==> flow/design.v <==
`timescale 1ns/1ps
  module sbox(
    input [63:0] x0, x1, x2, x3, x4,
    output [63:0] sl0, sl1, sl2, sl3, sl4
    );
            assign sl0 = (x4 & x1) ^ x3 ^ (x2 & x1) ^ x2 ^ (x1 & x0) ^ x1 ^ x0;      
            assign sl1 = x4 ^ (x3 & x2) ^ (x3 & x1) ^ x3 ^ x2 ^ x1 ^ x0 ^ (x2 & x1);
            assign sl2 = (x4 & x3) ^ x4 ^ x2 ^ x1 ^ 64'hffffffffffffffff;               
            assign sl3 = (x4 & x0) ^ (x3 & x0) ^ x4 ^ x3 ^ x2 ^x1 ^ x0;                 
            assign sl4 = (x4 & x1) ^ x4 ^ x3 ^ (x1 & x0) ^ x1;                          
        endmodule
`timescale 1ns / 1ps
module linear_sub(
        input [63:0] x0, x1, x2, x3, x4,
    output [63:0] o0, o1, o2, o3, o4
    );
    assign o0 = x0 ^ ((x0 >> 19) | ((x0 & (1<<19)-1) << (64-19))) ^ ((x0 >> 28) | ((x0 & (1<<28)-1) << (64-28)));
    assign o1 = x1 ^ ((x1 >> 61) | ((x1 & (1<<61)-1) << (64-61))) ^ ((x1 >> 39) | ((x1 & (1<<39)-1) << (64-39)));
    assign o2 = x2 ^ ((x2 >> 1)  | ((x2 & (1<<1)-1) << (64-1)))   ^ ((x2 >> 6)  | ((x2 & (1<<6)-1)  << (64-6)));
    assign o3 = x3 ^ ((x3 >> 10) | ((x3 & (1<<10)-1) << (64-10))) ^ ((x3 >> 17) | ((x3 & (1<<17)-1) << (64-17)));
    assign o4 = x4 ^ ((x4 >> 7)  | ((x4 & (1<<7)-1) << (64-7)))   ^ ((x4 >> 41) | ((x4 & (1<<41)-1) << (64-41)));
endmodule
module RND_Const(
    input  [63:0] x2_in,
    input  [3:0]  rnd,
    input [3:0] rnds,
    output [63:0] x2_out
);
reg [63:0] out_buf;
reg [7:0] rc;
assign x2_out = out_buf;
always @(*) begin
    if(rnds==6)
        rc = 8'h96 - rnd*8'h0F;
    else if(rnds==8)
        rc = 8'hB4 - rnd*8'h0F;
    else
        rc = 8'hF0 - rnd*8'h0F;
    out_buf = x2_in ^ {56'd0, rc};
end
endmodule
`timescale 1ns / 1ps
module Perm(
    input clk,
    input [319:0] S,
    input start,
    input [3:0]rnd_type,
    output reg finish,
    output reg [319:0] S_out
    );
    wire [63:0] x0,x1,x2,x3,x4;
    reg [63:0] x0_t,x1_t,x2_t,x3_t,x4_t;
    reg [3:0] rnd_total,rnd_no;
    always@(posedge clk)begin
    if(start==1)begin
    {x0_t,x1_t,x2_t,x3_t,x4_t}<=S;
    rnd_total<=rnd_type;
    rnd_no<=0;
    finish<=0;
    end
    else if(start!=1 && rnd_no<rnd_total) begin
    x0_t <= x0;
    x1_t <= x1;
    x2_t <= x2;
    x3_t <= x3;
    x4_t <= x4;
    rnd_no<=rnd_no+1;
    end
    else if(rnd_no==rnd_total)begin
    finish<=1;
    S_out<={x0_t,x1_t,x2_t,x3_t,x4_t};
    end
    end
    wire [63:0]a1;
    RND_Const  L1(.rnds(rnd_total),.x2_in(x2_t),.rnd(rnd_no),.x2_out(a1));
    wire [63:0] b0,b1,b2,b3,b4;
    sbox L2(.x0(x0_t),.x1(x1_t),.x2(a1),.x3(x3_t),.x4(x4_t),
            .sl0(b0),.sl1(b1),.sl2(b2),.sl3(b3),.sl4(b4));
    linear_sub L3(.x0(b0),.x1(b1),.x2(b2),.x3(b3),.x4(b4),
            .o0(x0),.o1(x1),.o2(x2),.o3(x3),.o4(x4));
 endmodule           
`timescale 1ns / 1ps
module initialization(
    input [127:0]key,
    input [127:0]nonce,
    input clk,
    input rst,
    input start,
    output reg finish,
    output reg [319:0] state
 );
   reg [319:0]S;
   wire[319:0] perm_out;
   reg [2:0]layer;
   reg perm_start;
   wire perm_done;
   localparam [63:0] IV= 64'h00001000808c0001;
   localparam [3:0] rnd= 4'd12;
   localparam Idle=2'd0;
   localparam Permu=2'd1;
   localparam key_xor =2'd2;
   localparam done =2'd3;
   always@(posedge clk)begin
   if(rst) begin
   layer<= Idle;
   perm_start<=0;
   finish<=0;
   end
   else begin
   case(layer)
       Idle: begin
       if(start) begin
       finish<=0;
       S<={IV,key,nonce};
       perm_start <=1'b1;
       layer<=Permu;
       end
       end
       Permu: begin
       perm_start<=0;
       if(perm_done && !perm_start)begin
       layer<=key_xor;
       S<=perm_out;
       end
       end
       key_xor:begin
       S<=S^{192'b0,key};
       layer<=done;
       end
       done: begin
       state<=S;
       finish<=1;
       layer<=Idle;
       end
       endcase
       end
       end
       Perm P(.clk(clk),.S(S),.start(perm_start),.rnd_type(rnd),.finish(perm_done),.S_out(perm_out));
endmodule
# Tool chain data of initialization
# What the tools print for initialization, step after step.
# Lines are those of the file above, counted from 1.
# Cell names lack the library's common part.
# Not given: --
# inputs
design	initialization
clk_port	clk
library	sky130hd
pvt_corner	tt_025C_1v80

# After elaboration
# Counts by Yosys on the flattened word-level netlist (proc, flatten, opt, wreduce; memories kept). Register bits leave out memories and registers merged into their read ports (data or address). Print and check cells are left out. Cells with the same type and inputs are merged into one.
# word_totals
out_inout_bits	321
inputBits	259
reg_bits	1290
word_cells	119
# classes
n_reduce_logical	16
add_sub_neg	2
n_cmp	1
mux	20
logic	60
n_mul	1
n_eq	6
# ops
operator	count
64-bit XOR	36
320-bit case mux with 3-bit select	1
64-bit 2-to-1 mux	10
320-bit 2-to-1 mux	2
64-bit bitwise AND	8
320-bit by 128-bit XOR with 320-bit output	1
23-bit by 64-bit bitwise OR with 64-bit output	1
25-bit by 64-bit bitwise OR with 64-bit output	1
3-bit by 64-bit bitwise OR with 64-bit output	1
36-bit by 64-bit bitwise OR with 64-bit output	1
45-bit by 64-bit bitwise OR with 64-bit output	1
47-bit by 64-bit bitwise OR with 64-bit output	1
54-bit by 64-bit bitwise OR with 64-bit output	1
57-bit by 64-bit bitwise OR with 64-bit output	1
58-bit by 64-bit bitwise OR with 64-bit output	1
63-bit by 64-bit bitwise OR with 64-bit output	1
64-bit by 8-bit XOR with 64-bit output	1
64-bit inverter	1
4-bit by 4-bit multiplier with 8-bit output with constant B	1
3-bit case mux with 4-bit select	1
2-bit AND reduction	4
8-bit subtractor with constant A	1
2-bit nonzero test	3
3-bit by 2-bit equality test with 1-bit output with constant B	2
3-bit AND reduction	2
3-bit 2-to-1 mux	2
2-bit inequality test with constant B	2
4-bit by 1-bit adder with 4-bit output with constant B	1
# Other operator kinds: 12; their cells: 17.

# Logic depth
# Yosys ltp: most cells in a row. Word level: on the elaborated netlist, between registers, memories and ports. Mapped: between sequential cells and ports; inverters and the memories' decode and read muxes count.
# logic_depth
depth_word	16
ABC_AREA	0
depth_mapped	14
depth_no_buf	14

# Synthesis result
# Yosys stat after the flow's synthesis: flattened, memories mapped to cells. It holds for the ABC_AREA given above (unset counts as 0); a run with the other value may have another netlist.
# types
cell_type	count	type_area_um2
edfxtp_1	1280	3.84E+04
xnor2_1	903	7.91E+03
xor2_1	354	3.1E+03
mux2_2	218	2.45E+03
nand2_1	490	1.84E+03
o21ai_0	232	1.16E+03
a22o_1	128	1.12E+03
a22oi_1	128	960.922
nor2b_1	115	719.44
nor3_1	114	570.547
clkbuf_1	127	476.707
and2_1	65	406.64
and3_1	57	356.592
xnor2_2	19	309.046
nor2_1	79	296.534
xnor3_1	13	292.781
ha_1	20	250.24
dfxtp_1	11	220.211
# Other cell types: 23; their cells: 86.
# mapped
area_um2	61595.3
flip_flops	1291
cells	4439
seq_area_um2	38657.1
buffers	140
# The figures by module come from a second, unflattened synthesis with its own total; it is not the netlist above.
# unflattened
cells_unflattened	4152
area_unflattened_um2	65725.5
# Each row is one instance without its submodules.
# modules
module	cells	seq_area_um2	area_um2	n_inst
initialization	1503	19338.5	24663.7	1
Perm	1039	19438.6	23691.5	1
sbox	1152	0.0	8559.5	1
linear_sub	320	0.0	7689.9	1
RND_Const	138	0.0	1121.1	1

# Worst setup path after synthesis
# OpenSTA on the mapped netlist: ideal clock, no wires. The path of least setup slack (recovery checks aside). Input and output delay are each 20% of the period. Register names are those of the netlist, which keeps one name where synthesis merged equal registers.
# synth_timing
path_type	reg-to-reg
from	register perm_start
to	register P.S_out[0]
t_arrival_ps	39731
slack_ps	-39106
period_ps	5000
required_ps	625
path_buffers	3
t_first_pin_ps	0
path_stages	6
setup_time_ps	4375
path_delay_ps	44106
period_less_setup_slack_ps	44106
# "path_delay_ps" = arrival - input delay + setup time.
# "path_stages" counts driving pins, that of a launching flip-flop among them; a cell with two outputs on the path counts twice.
# "period_less_setup_slack_ps" = period - worst setup slack (recovery checks aside). The figure is calculated, with input and output delays left at 20% of the set period.
# Between the ends stands the longest chain of elaborated cells between them, by number of cells; it is not shown to be the way that was timed. Of several equally long chains one is given.
# A line is the first line of the expression or statement that the cell stems from. Yosys adds cells for indexed reads and writes and turns some case tables into memories.
# At most two assigning lines are given for a register; there are more.
# synth_between
path_cell_list	dfxtp_1 -> clkbuf_1 -> clkbuf_1 -> clkbuf_1 -> nand2b_1 -> nor2_1
elab_chain_len	4
cone_cells	4
cone_lines	1
cone_classes	logic (2); reduce/logical (2)
# synth_rtl
element	line_no	source
start: declaration	95	reg perm_start;
start: assignment	106	perm_start<=0;
start: assignment	115	perm_start <=1'b1;
1-bit inverter	61	else if(start!=1 && rnd_no<rnd_total) begin
1-bit logical AND	61
1-bit inverter	--
3-bit AND reduction	--
end: assignment	71	S_out<={x0_t,x1_t,x2_t,x3_t,x4_t};
end: declaration	49	output reg [319:0] S_out

# Timing after layout
# From the final timing report of job 1: the path of least setup slack in the routed layout; clock arrival at registers is part of the times.
# The path's times are printed in steps of 10 ps; the period is the one set.
# layout_timing
path_type	reg-to-reg
from	register P.rnd_no[1]
to	register P.x1_t[28]
t_arrival_ps	4160
path_stages	15
t_first_pin_ps	840
slack_ps	-470
setup_time_ps	260
period_ps	3080
required_ps	3690
path_buffers	3
# Between the ends stands the longest chain of elaborated cells between them, by number of cells; it is not shown to be the way that was timed. Of several equally long chains one is given.
# Ways into the end's enable are left out, as the timed path ends at the data pin.
# layout_between
path_cell_list	dfxtp_2 -> inv_1 -> fa_1 -> ha_1 -> inv_2 -> ha_4 -> fa_2 -> xnor2_4 -> mux2i_4 -> xnor2_4 -> buf_4 -> buf_6 -> buf_4 -> xnor2_2 -> o21ai_1
elab_chain_len	15
cone_cells	18
cone_classes	add/sub (1); mul (1); compare (1); mux (2); logic (12); reduce/logical (1)
# layout_rtl
element	line_no	source
start: declaration	53	reg [3:0] rnd_total,rnd_no;
start: assignment	58	rnd_no<=0;
start: assignment	67	rnd_no<=rnd_no+1;
4-bit by 4-bit multiplier with 8-bit output	38	rc = 8'hF0 - rnd*8'h0F;
8-bit subtractor	38
64-bit by 8-bit XOR with 64-bit output	39	out_buf = x2_in ^ {56'd0, rc};
64-bit bitwise AND	7	assign sl1 = x4 ^ (x3 & x2) ^ (x3 & x1) ^ x3 ^ x2 ^ x1 ^ x0 ^ (x2 & x1);
64-bit XOR x7	7
25-bit by 64-bit bitwise OR with 64-bit output	18	assign o1 = x1 ^ ((x1 >> 61) | ((x1 & (1<<61)-1) << (64-61))) ^ ((x1 >> 39) | ((x1 & (1<<39)-1) << (64-39)));
64-bit XOR	18
64-bit 2-to-1 mux	61	else if(start!=1 && rnd_no<rnd_total) begin
64-bit 2-to-1 mux	55	if(start==1)begin
end: assignment	63	x1_t <= x1;
end: declaration	52	reg [63:0] x0_t,x1_t,x2_t,x3_t,x4_t;

# Design initialization on sky130hd. What follows are 3 stored runs of the flow, each under its own settings; their order means nothing. The constraints put input and output delay at 20% of the set period each and load the outputs with 0.01 pF.
# By "achieved_clock_period_ps" is meant the clock period of the run minus its worst setup slack. This is arithmetic on one report: input and output delays are still those of the set period (20% each).
# By "worst_path_time_ps" is meant the share of the clock period that the worst setup path is allowed (20% is reserved at inputs, 20% at outputs), minus its slack. Clock arrival times at its registers enter into it.
# "worst_path_time_ps" is known to 10 ps.
# Among the settings, -- means not set for that run.
setting or result,job 1,job 2,job 3
ABC_AREA,0,--,1
CORE_ASPECT_RATIO,1.07,0.6,1.07
CORE_UTILIZATION,25,44,35
MAX_ROUTING_LAYER,met4,--,met4
MIN_ROUTING_LAYER,met2,--,met2
SETUP_SLACK_MARGIN,-0.22,-0.22,-0.22
TNS_END_PERCENT,95,--,60
period_ns,3.08,6.01,3.08
CAP_MARGIN,20,20,20
CORE_MARGIN,2,7,2
SLEW_MARGIN,20,20,20
CELL_PAD_IN_SITES_DETAIL_PLACEMENT,--,1,--
CTS_CLUSTER_DIAMETER,--,170,--
PLACE_DENSITY,--,0.44,--
achieved_clock_period_ps,3554,4122,3555
util_pct,33.0,53.6,45.9
worst_setup_slack_ps,-474,1888,-475
holdWs_ps,406,435,409
worst_path_time_ps,3550,4120,3560
timing.worst_path_kind,reg-to-reg,reg-to-reg,reg-to-reg
finish.stdcell_area_um2,80901.3,74572.8,82571.7
total_negative_slack_ps,-14308,0,-8809
total_die_area_um2,250368.0,151004.0,184950.0
ys_area_um2,61595.3,61595.3,63533.4
